==> flow/design.v <==
module NCO #(N = 32)(
  input clk,                  
  input rst,                  
  input [N-1:0] ctrl,         
  output reg [15:0] sin_out   
);
reg [N-1:0] phase;
always @(posedge clk) begin
  if (rst)
    phase <= {N{1'b0}};
  else
    phase <= phase + ctrl;
end
reg [5:0] sin_lut_sel;
reg [15:0] sin_lut_val;
always @(*) begin
  sin_lut_sel <= phase[N-2] ? ~(phase[N-3:N-8]-1'b1) : phase[N-3:N-8];
  if (phase[N-2] & ~|phase[N-3:N-8]) begin
    sin_out <= phase[N-1] ? 16'b10000000_00000001 : 16'b01111111_11111111;
  end else begin
    sin_out <= phase[N-1] ? (~sin_lut_val+1'b1) : sin_lut_val;    
  end
  case(sin_lut_sel)
    6'h00 : sin_lut_val <= 16'h0000;
    6'h01 : sin_lut_val <= 16'h0324;
    6'h02 : sin_lut_val <= 16'h0648;
    6'h03 : sin_lut_val <= 16'h096A;
    6'h04 : sin_lut_val <= 16'h0C8C;
    6'h05 : sin_lut_val <= 16'h0FAB;
    6'h06 : sin_lut_val <= 16'h12C8;
    6'h07 : sin_lut_val <= 16'h15E2;
    6'h08 : sin_lut_val <= 16'h18F9;
    6'h09 : sin_lut_val <= 16'h1C0B;
    6'h0A : sin_lut_val <= 16'h1F1A;
    6'h0B : sin_lut_val <= 16'h2223;
    6'h0C : sin_lut_val <= 16'h2528;
    6'h0D : sin_lut_val <= 16'h2826;
    6'h0E : sin_lut_val <= 16'h2B1F;
    6'h0F : sin_lut_val <= 16'h2E11;
    6'h10 : sin_lut_val <= 16'h30FB;
    6'h11 : sin_lut_val <= 16'h33DF;
    6'h12 : sin_lut_val <= 16'h36BA;
    6'h13 : sin_lut_val <= 16'h398C;
    6'h14 : sin_lut_val <= 16'h3C56;
    6'h15 : sin_lut_val <= 16'h3F17;
    6'h16 : sin_lut_val <= 16'h41CE;
    6'h17 : sin_lut_val <= 16'h447A;
    6'h18 : sin_lut_val <= 16'h471C;
    6'h19 : sin_lut_val <= 16'h49B4;
    6'h1A : sin_lut_val <= 16'h4C3F;
    6'h1B : sin_lut_val <= 16'h4EBF;
    6'h1C : sin_lut_val <= 16'h5133;
    6'h1D : sin_lut_val <= 16'h539B;
    6'h1E : sin_lut_val <= 16'h55F5;
    6'h1F : sin_lut_val <= 16'h5842;
    6'h20 : sin_lut_val <= 16'h5A82;
    6'h21 : sin_lut_val <= 16'h5CB3;
    6'h22 : sin_lut_val <= 16'h5ED7;
    6'h23 : sin_lut_val <= 16'h60EB;
    6'h24 : sin_lut_val <= 16'h62F1;
    6'h25 : sin_lut_val <= 16'h64E8;
    6'h26 : sin_lut_val <= 16'h66CF;
    6'h27 : sin_lut_val <= 16'h68A6;
    6'h28 : sin_lut_val <= 16'h6A6D;
    6'h29 : sin_lut_val <= 16'h6C23;
    6'h2A : sin_lut_val <= 16'h6DC9;
    6'h2B : sin_lut_val <= 16'h6F5E;
    6'h2C : sin_lut_val <= 16'h70E2;
    6'h2D : sin_lut_val <= 16'h7254;
    6'h2E : sin_lut_val <= 16'h73B5;
    6'h2F : sin_lut_val <= 16'h7504;
    6'h30 : sin_lut_val <= 16'h7641;
    6'h31 : sin_lut_val <= 16'h776B;
    6'h32 : sin_lut_val <= 16'h7884;
    6'h33 : sin_lut_val <= 16'h7989;
    6'h34 : sin_lut_val <= 16'h7A7C;
    6'h35 : sin_lut_val <= 16'h7B5C;
    6'h36 : sin_lut_val <= 16'h7C29;
    6'h37 : sin_lut_val <= 16'h7CE3;
    6'h38 : sin_lut_val <= 16'h7D89;
    6'h39 : sin_lut_val <= 16'h7E1D;
    6'h3A : sin_lut_val <= 16'h7E9C;
    6'h3B : sin_lut_val <= 16'h7F09;
    6'h3C : sin_lut_val <= 16'h7F61;
    6'h3D : sin_lut_val <= 16'h7FA6;
    6'h3E : sin_lut_val <= 16'h7FD8;
    6'h3F : sin_lut_val <= 16'h7FF5;
  endcase
end
endmodule
module Chirp #(N = 32)(
  input clk,
  input rst,
  input [7:0] delay,           
  input reverse,               
  input [N-1:0] min_ctrl,      
  input [N-1:0] max_ctrl,      
  input [N-1:0] inc_rate,      
  input [N-1:0] div_rate,      
  output reg nco_reset,        
  output reg [N-1:0] nco_ctrl  
);
wire [N-1:0] stt_ctrl;
wire [N-1:0] end_ctrl;
wire end_flag;
assign stt_ctrl = reverse ? max_ctrl : min_ctrl;
assign end_ctrl = reverse ? min_ctrl : max_ctrl;
assign end_flag = reverse ? (nco_ctrl <= end_ctrl) : (nco_ctrl >= end_ctrl);
reg [N-1:0] rate_count;
reg [7:0] delay_count;
always @(posedge clk) begin
  if (rst) begin
    rate_count <= {N{1'b0}};
    delay_count <= 4'b0;
    nco_reset <= 1'b1;
    nco_ctrl <= {N{1'b0}};
  end else begin
    if (end_flag) begin
      nco_ctrl <= stt_ctrl;
      rate_count <= rate_count + 1'b1;
    end else if (rate_count >= div_rate) begin
      nco_ctrl <= reverse ? nco_ctrl - inc_rate : nco_ctrl + inc_rate;
      rate_count <= {N{1'b0}};
    end else
      rate_count <= rate_count + 1'b1;
    if (end_flag) begin
      if (delay_count >= delay)
        delay_count <= 8'b0;
      else
        delay_count <= delay_count + 1'b1;
    end
    nco_reset <= |delay_count;
  end
end
endmodule
module WaveGenerator #(N = 32, M = 16)(
  input clk,
  input rst,
  input chirp_reverse,             
  input [7:0] chirp_delay,         
  input [N-1:0] chirp_min_ctrl,    
  input [N-1:0] chirp_max_ctrl,    
  input [N-1:0] chirp_inc_rate,    
  input [N-1:0] chirp_div_rate,    
  output reg [M-1:0] waveform     
);
reg nco_reset;
reg [N-1:0] nco_ctrl;
wire chirp_nco_reset;
wire [N-1:0] chirp_nco_ctrl;
wire [15:0] sin_out;
always @(posedge clk) begin
  nco_ctrl <= chirp_nco_ctrl;
  nco_reset <= chirp_nco_reset;
  waveform <= sin_out;
end
NCO #(.N(N)) NCO0 (
  .clk     ( clk       ),  
  .rst     ( nco_reset ),  
  .ctrl    ( nco_ctrl  ),  
  .sin_out ( sin_out   )  
);
Chirp #(.N(N)) Chirp0 (
  .clk       ( clk             ),  
  .rst       ( rst             ),  
  .delay     ( chirp_delay     ),  
  .reverse   ( chirp_reverse   ),  
  .min_ctrl  ( chirp_min_ctrl  ),  
  .max_ctrl  ( chirp_max_ctrl  ),  
  .inc_rate  ( chirp_inc_rate  ),  
  .div_rate  ( chirp_div_rate  ),  
  .nco_reset ( chirp_nco_reset ),  
  .nco_ctrl  ( chirp_nco_ctrl  )   
);
endmodule
* From RTL to reports: WaveGenerator
The steps from the RTL of WaveGenerator to its reports follow in flow order.
Lines are those of the file above, counted from 1.
Operators: Yosys type, input widths -> output width; for muxes data width and select width s.
Library cell names are shortened.
The mark - stands for no value.
- Top :: WaveGenerator
- Clock port :: clk
- Library :: sky130hd
- Timing corner :: tt_025C_1v80

* Word-level counts
Source: Yosys, flattened and elaborated, memories not mapped. Widths are those after wreduce. Registers that Yosys merges into a memory's read port (data or address) are not register bits. Print and check cells do not count. Equal cells are merged and count once.
Memory sizes are those after Yosys's memory passes, which may raise the word count (mostly to a power of two), join words into wider ones and drop unused or constant bits.
- Register bits :: 154
- Memory bits (read-only) :: 960
- Memories :: 1
- Input port bits :: 139
- Output and inout port bits :: 16
- Cells after elaboration :: 40
** Memory list
- (no name shown) :: depth 64, width 15, read ports 1, wr ports 0, RTL line 23 : case(sin_lut_sel)
- $add $sub $neg :: 7
- $lt $le $gt $ge :: 4
- Mux-type cells :: 13
- Bitwise logic cells :: 3
- Reductions and logical operators :: 4
** Operators with widths (number)
- $mux 32 :: 7
- $add 32x32->32 :: 2
- $ge 32x32->1 :: 2
- $mux 16 :: 3
- $add 32x1->32 const B :: 1
- $sub 32x32->32 :: 1
- $le 32x32->1 :: 1
- $add 16x1->16 const B :: 1
- $not 16->16 :: 1
- $add 8x1->8 const B :: 1
- $ge 8x8->1 :: 1
- $reduce_or 8->1 :: 1
- $mux 8 :: 1
- $sub 6x1->6 const B :: 1
- $not 6->6 :: 1
- $reduce_or 6->1 :: 1
- $mux 6 :: 1
- $reduce_bool 2->1 :: 1
- $and 1x1->1 :: 1
- $logic_not 1->1 :: 1
- $mux 1 :: 1

* Depth
Depth = most cells in a row (Yosys ltp): at word level without a register or memory, in the mapped netlist without a sequential cell, where the memories' decode and read muxes count.
- Depth in word-level cells :: 4
- ABC_AREA :: 1
- Depth in mapped cells :: 28
- Mapped depth without buffers :: 28

* Netlist
The flow's flattened synthesis, as Yosys stat reports it; memories are mapped. The netlist is that of the ABC_AREA named above (0 if unset); the other value can give another one.
The area totals of this step are shown rounded.
- Standard cells after synthesis :: 2233
- Cell area after synthesis :: 14000 sq um
- Sequential area :: 3080 sq um
- Flip-flop cells :: 154
- Buffer cells :: 58
** Cell types
- dfxtp_1 :: number 154, total area 3.08E+03 sq um
- nand2_1 :: number 591, total area 2.22E+03 sq um
- ha_1 :: number 155, total area 1939.36 sq um
- inv_1 :: number 262, total area 983.443 sq um
- nor2_1 :: number 244, total area 915.878 sq um
- o21ai_0 :: number 176, total area 880.845 sq um
- a21oi_1 :: number 169, total area 845.811 sq um
- nand3_1 :: number 133, total area 665.638 sq um
- xor2_1 :: number 60, total area 525.504 sq um
- nand4_1 :: number 41, total area 256.496 sq um
- xnor2_1 :: number 24, total area 210.202 sq um
- nor3_1 :: number 26, total area 130.125 sq um
- o21a_1 :: number 17, total area 127.622 sq um
- clkbuf_1 :: number 30, total area 112.608 sq um
- nor4_1 :: number 13, total area 81.328 sq um
- buf_2 :: number 16, total area 80.077 sq um
- buf_6 :: number 6, total area 67.565 sq um
- o211ai_1 :: number 8, total area 60.058 sq um
Not listed: further types 32, cells in them 108.

* Timing after synthesis
OpenSTA on the mapped netlist: ideal clock, no wires. The path of least setup slack (recovery checks aside). Input and output delay are each 20% of the period. Register names are those of the netlist, which keeps one name where synthesis merged equal registers.
- Kind :: in2reg
- Start point :: in chirp_reverse
- End point :: reg Chirp0.nco_ctrl[31]
- Clock period :: 6000 ps
- Input delay :: 1200 ps
- Library setup time :: 117 ps
- Launch time at the first pin :: 1200 ps
- Data arrival time :: 4057 ps
- Data required time :: 5883 ps
- Slack :: 1826 ps
- Path delay :: 2974 ps
- Driving pins on the path :: 22
- Path buffers :: 5
- Synthesis period reached :: 4174 ps
"path delay" = arrival - input delay + setup time.
"driving pins on the path": output pins that drive a net of the path, with the launching flip-flop's if there is one; two outputs of one cell count as two.
"synthesis period reached" is the clock period less the worst setup slack; recovery checks do not enter. This is arithmetic on one report: input and output delays are still those of the set period (20% each).
Between the ends stands the longest chain of elaborated cells between them, by number of cells; it is not shown to be the way that was timed. Of several equally long chains one is given.
Each line given opens the expression or statement behind the cell; cells for indexed reads and writes are added by Yosys, which also makes memories of some case tables.
At most two assigning lines are given for a register; there are more.
- Path through :: clkbuf_1 clkbuf_1 clkbuf_1 buf_1 nand2_1 o21ai_0 ha_1 a21oi_1 nor2_1 nor3_1 o21ai_0 nand2_1 nand2_1 nand2_1 nand2_1 nand2_1 nand3_1 nor2_1 inv_1 clkbuf_1 o21ai_0 nor2_1
- Length of the longest elaborated chain :: 4
- Elaborated cells between the ends (all ways) :: 9
- Source lines of those cells :: 6
- Classes of those cells :: compare (2); mux (6); reduce/logical (1)
** Ends and longest elaborated chain, post-synthesis
- start: declaration :: RTL line 139 : input chirp_reverse,
- $mux 32 :: RTL line 107 : assign end_ctrl = reverse ? min_ctrl : max_ctrl;
- $ge 32x32->1 :: RTL line 108 : assign end_flag = reverse ? (nco_ctrl <= end_ctrl) : (nco_ctrl >= end_ctrl);
- $mux 1 :: RTL line 108
- $mux 32 :: RTL line 118 : if (end_flag) begin
- end: assignment :: RTL line 119 : nco_ctrl <= stt_ctrl;
- end: assignment :: RTL line 122 : nco_ctrl <= reverse ? nco_ctrl - inc_rate : nco_ctrl + inc_rate;
- end: declaration :: RTL line 101 : output reg [N-1:0] nco_ctrl

* Timing after layout
Path of least setup slack in the final report of run A (OpenROAD, finished layout, wires in). Where an end is a register, its clock arrival counts in the times.
The report prints the path's times to 10 ps; the period is as set.
- Kind :: in2reg
- Start point :: in chirp_inc_rate[0]
- End point :: reg Chirp0.nco_ctrl[29]
- Clock period :: 6020 ps
- Input delay :: 1200 ps
- Library setup time :: 110 ps
- Launch time at the first pin :: 1200 ps
- Data arrival time :: 5580 ps
- Data required time :: 6350 ps
- Slack :: 770 ps
- Driving pins on the path :: 21
- Path buffers :: 1
Between the ends stands the longest chain of elaborated cells between them, by number of cells; it is not shown to be the way that was timed. Of several equally long chains one is given.
At most two assigning lines are given for a register; there are more.
- Path through :: clkdlybuf4s50_1 inv_1 ha_1 nand3_1 nor3_1 nand2_1 nor2_1 nand4_1 nand3b_1 o21ai_0 xor2_1 ha_1 nand2_1 nor2_1 inv_1 nor3_1 nand3_1 nand2_1 nor2_1 nor3_1 nor2_1
- Length of the longest elaborated chain :: 4
- Elaborated cells between the ends (all ways) :: 5
- Source lines of those cells :: 3
- Classes of those cells :: add/sub (2); mux (3)
** Ends and longest elaborated chain, after layout
- start: declaration :: RTL line 143 : input [N-1:0] chirp_inc_rate,
- $add 32x32->32 :: RTL line 122 : nco_ctrl <= reverse ? nco_ctrl - inc_rate : nco_ctrl + inc_rate;
- $mux 32 :: RTL line 122
- $mux 32 :: RTL line 121 : end else if (rate_count >= div_rate) begin
- $mux 32 :: RTL line 118 : if (end_flag) begin
- end: assignment :: RTL line 119 : nco_ctrl <= stt_ctrl;
- end: assignment :: RTL line 122
- end: declaration :: RTL line 101 : output reg [N-1:0] nco_ctrl

Memo
Re: implementation data of WaveGenerator

Measured data: module WaveGenerator, platform sky130hd, 2 stored runs of the flow under differing settings, order arbitrary. Input and output delays are each 20% of the period that was set; the output load is 0.01 pF.
"achieved clock period" means the clock period less the worst setup slack. The figure is calculated, with input and output delays left at 20% of the set period.
By "critical setup path time" is meant the share of the clock period that the worst setup path is allowed (20% is reserved at inputs, 20% at outputs), minus its slack. Clock arrival times at its registers enter into it.
"total power of the final layout" is the tool's figure for a default switching activity; nothing was simulated.
"critical setup path time" is given in steps of 10 ps.
Results are given in rounded form.

* Run A
** Files
==> flow/run.sh <==
#!/bin/bash
# the make line also repeats the synthesis and layout settings of config.mk as NAME=value (left out here)
make -C /OpenROAD-flow-scripts/flow DESIGN_CONFIG=/design/flow/config.mk WORK_HOME=/design/flow/orfs CLKGATE_MAP_FILE= finish
==> flow/config.mk <==
export PLATFORM = sky130hd
export DESIGN_NAME = WaveGenerator
export DESIGN_NICKNAME = WaveGenerator
export VERILOG_FILES = /design/flow/design.v
export SDC_FILE = /design/flow/constraint.sdc
export NUM_CORES = 4
export LEC_CHECK = 0
export ABC_AREA = 1
export CAP_MARGIN = 20
export CELL_PAD_IN_SITES_DETAIL_PLACEMENT = 1
export CELL_PAD_IN_SITES_GLOBAL_PLACEMENT = 2
export CORE_ASPECT_RATIO = 1.02
export CORE_MARGIN = 2
export CORE_UTILIZATION = 40
export CTS_CLUSTER_DIAMETER = 365
export CTS_CLUSTER_SIZE = 90
export MAX_ROUTING_LAYER = met4
export MIN_ROUTING_LAYER = met2
export SLEW_MARGIN = 0
export TNS_END_PERCENT = 15
==> flow/constraint.sdc <==
create_clock -name core_clock -period 6.02 [get_ports {clk}]
set_input_delay 1.2040 -clock core_clock [delete_from_list [all_inputs] [get_ports {clk}]]
set_output_delay 1.2040 -clock core_clock [all_outputs]
set_load 0.01 [all_outputs]
** Results
- Final design utilization :: 47.6%
- Achieved clock period :: 5246 ps
- Overall die area :: 36400 sq um
- Total power of the final layout :: 6.12 mW
- Worst setup slack after layout :: 774 ps
- Post-route worst hold slack :: 422 ps
- Critical setup path time :: 4040 ps
- Kind of the worst setup path :: in2reg
- Total negative slack :: 0 ps
- Mapped cell area after synthesis :: 14000 sq um
- Area of the standard cells in the finished layout :: 16500 sq um

* Run B
** Files
==> flow/run.sh <==
#!/bin/bash
# the make line also repeats the synthesis and layout settings of config.mk as NAME=value (left out here)
make -C /OpenROAD-flow-scripts/flow DESIGN_CONFIG=/design/flow/config.mk WORK_HOME=/design/flow/orfs CLKGATE_MAP_FILE= finish
==> flow/config.mk <==
export PLATFORM = sky130hd
export DESIGN_NAME = WaveGenerator
export DESIGN_NICKNAME = WaveGenerator
export VERILOG_FILES = /design/flow/design.v
export SDC_FILE = /design/flow/constraint.sdc
export NUM_CORES = 4
export LEC_CHECK = 0
export ABC_AREA = 1
export CAP_MARGIN = 20
export CELL_PAD_IN_SITES_DETAIL_PLACEMENT = 1
export CORE_MARGIN = 2
export CORE_UTILIZATION = 40
export CTS_CLUSTER_DIAMETER = 159
export GPL_TIMING_DRIVEN = 0
export MIN_ROUTING_LAYER = met2
export SLEW_MARGIN = 35
export TNS_END_PERCENT = 35
==> flow/constraint.sdc <==
create_clock -name core_clock -period 6.0 [get_ports {clk}]
set_input_delay 1.2000 -clock core_clock [delete_from_list [all_inputs] [get_ports {clk}]]
set_output_delay 1.2000 -clock core_clock [all_outputs]
set_load 0.01 [all_outputs]
** Results
- Final design utilization :: 48.3%
- Achieved clock period :: 5906 ps
- Overall die area :: 36400 sq um
- Total power of the final layout :: 6.29 mW
- Worst setup slack after layout :: 94 ps
- Post-route worst hold slack :: 335 ps
- Critical setup path time :: 4710 ps
- Kind of the worst setup path :: in2reg
- Total negative slack :: 0 ps
- Mapped cell area after synthesis :: 14000 sq um
- Area of the standard cells in the finished layout :: 16600 sq um
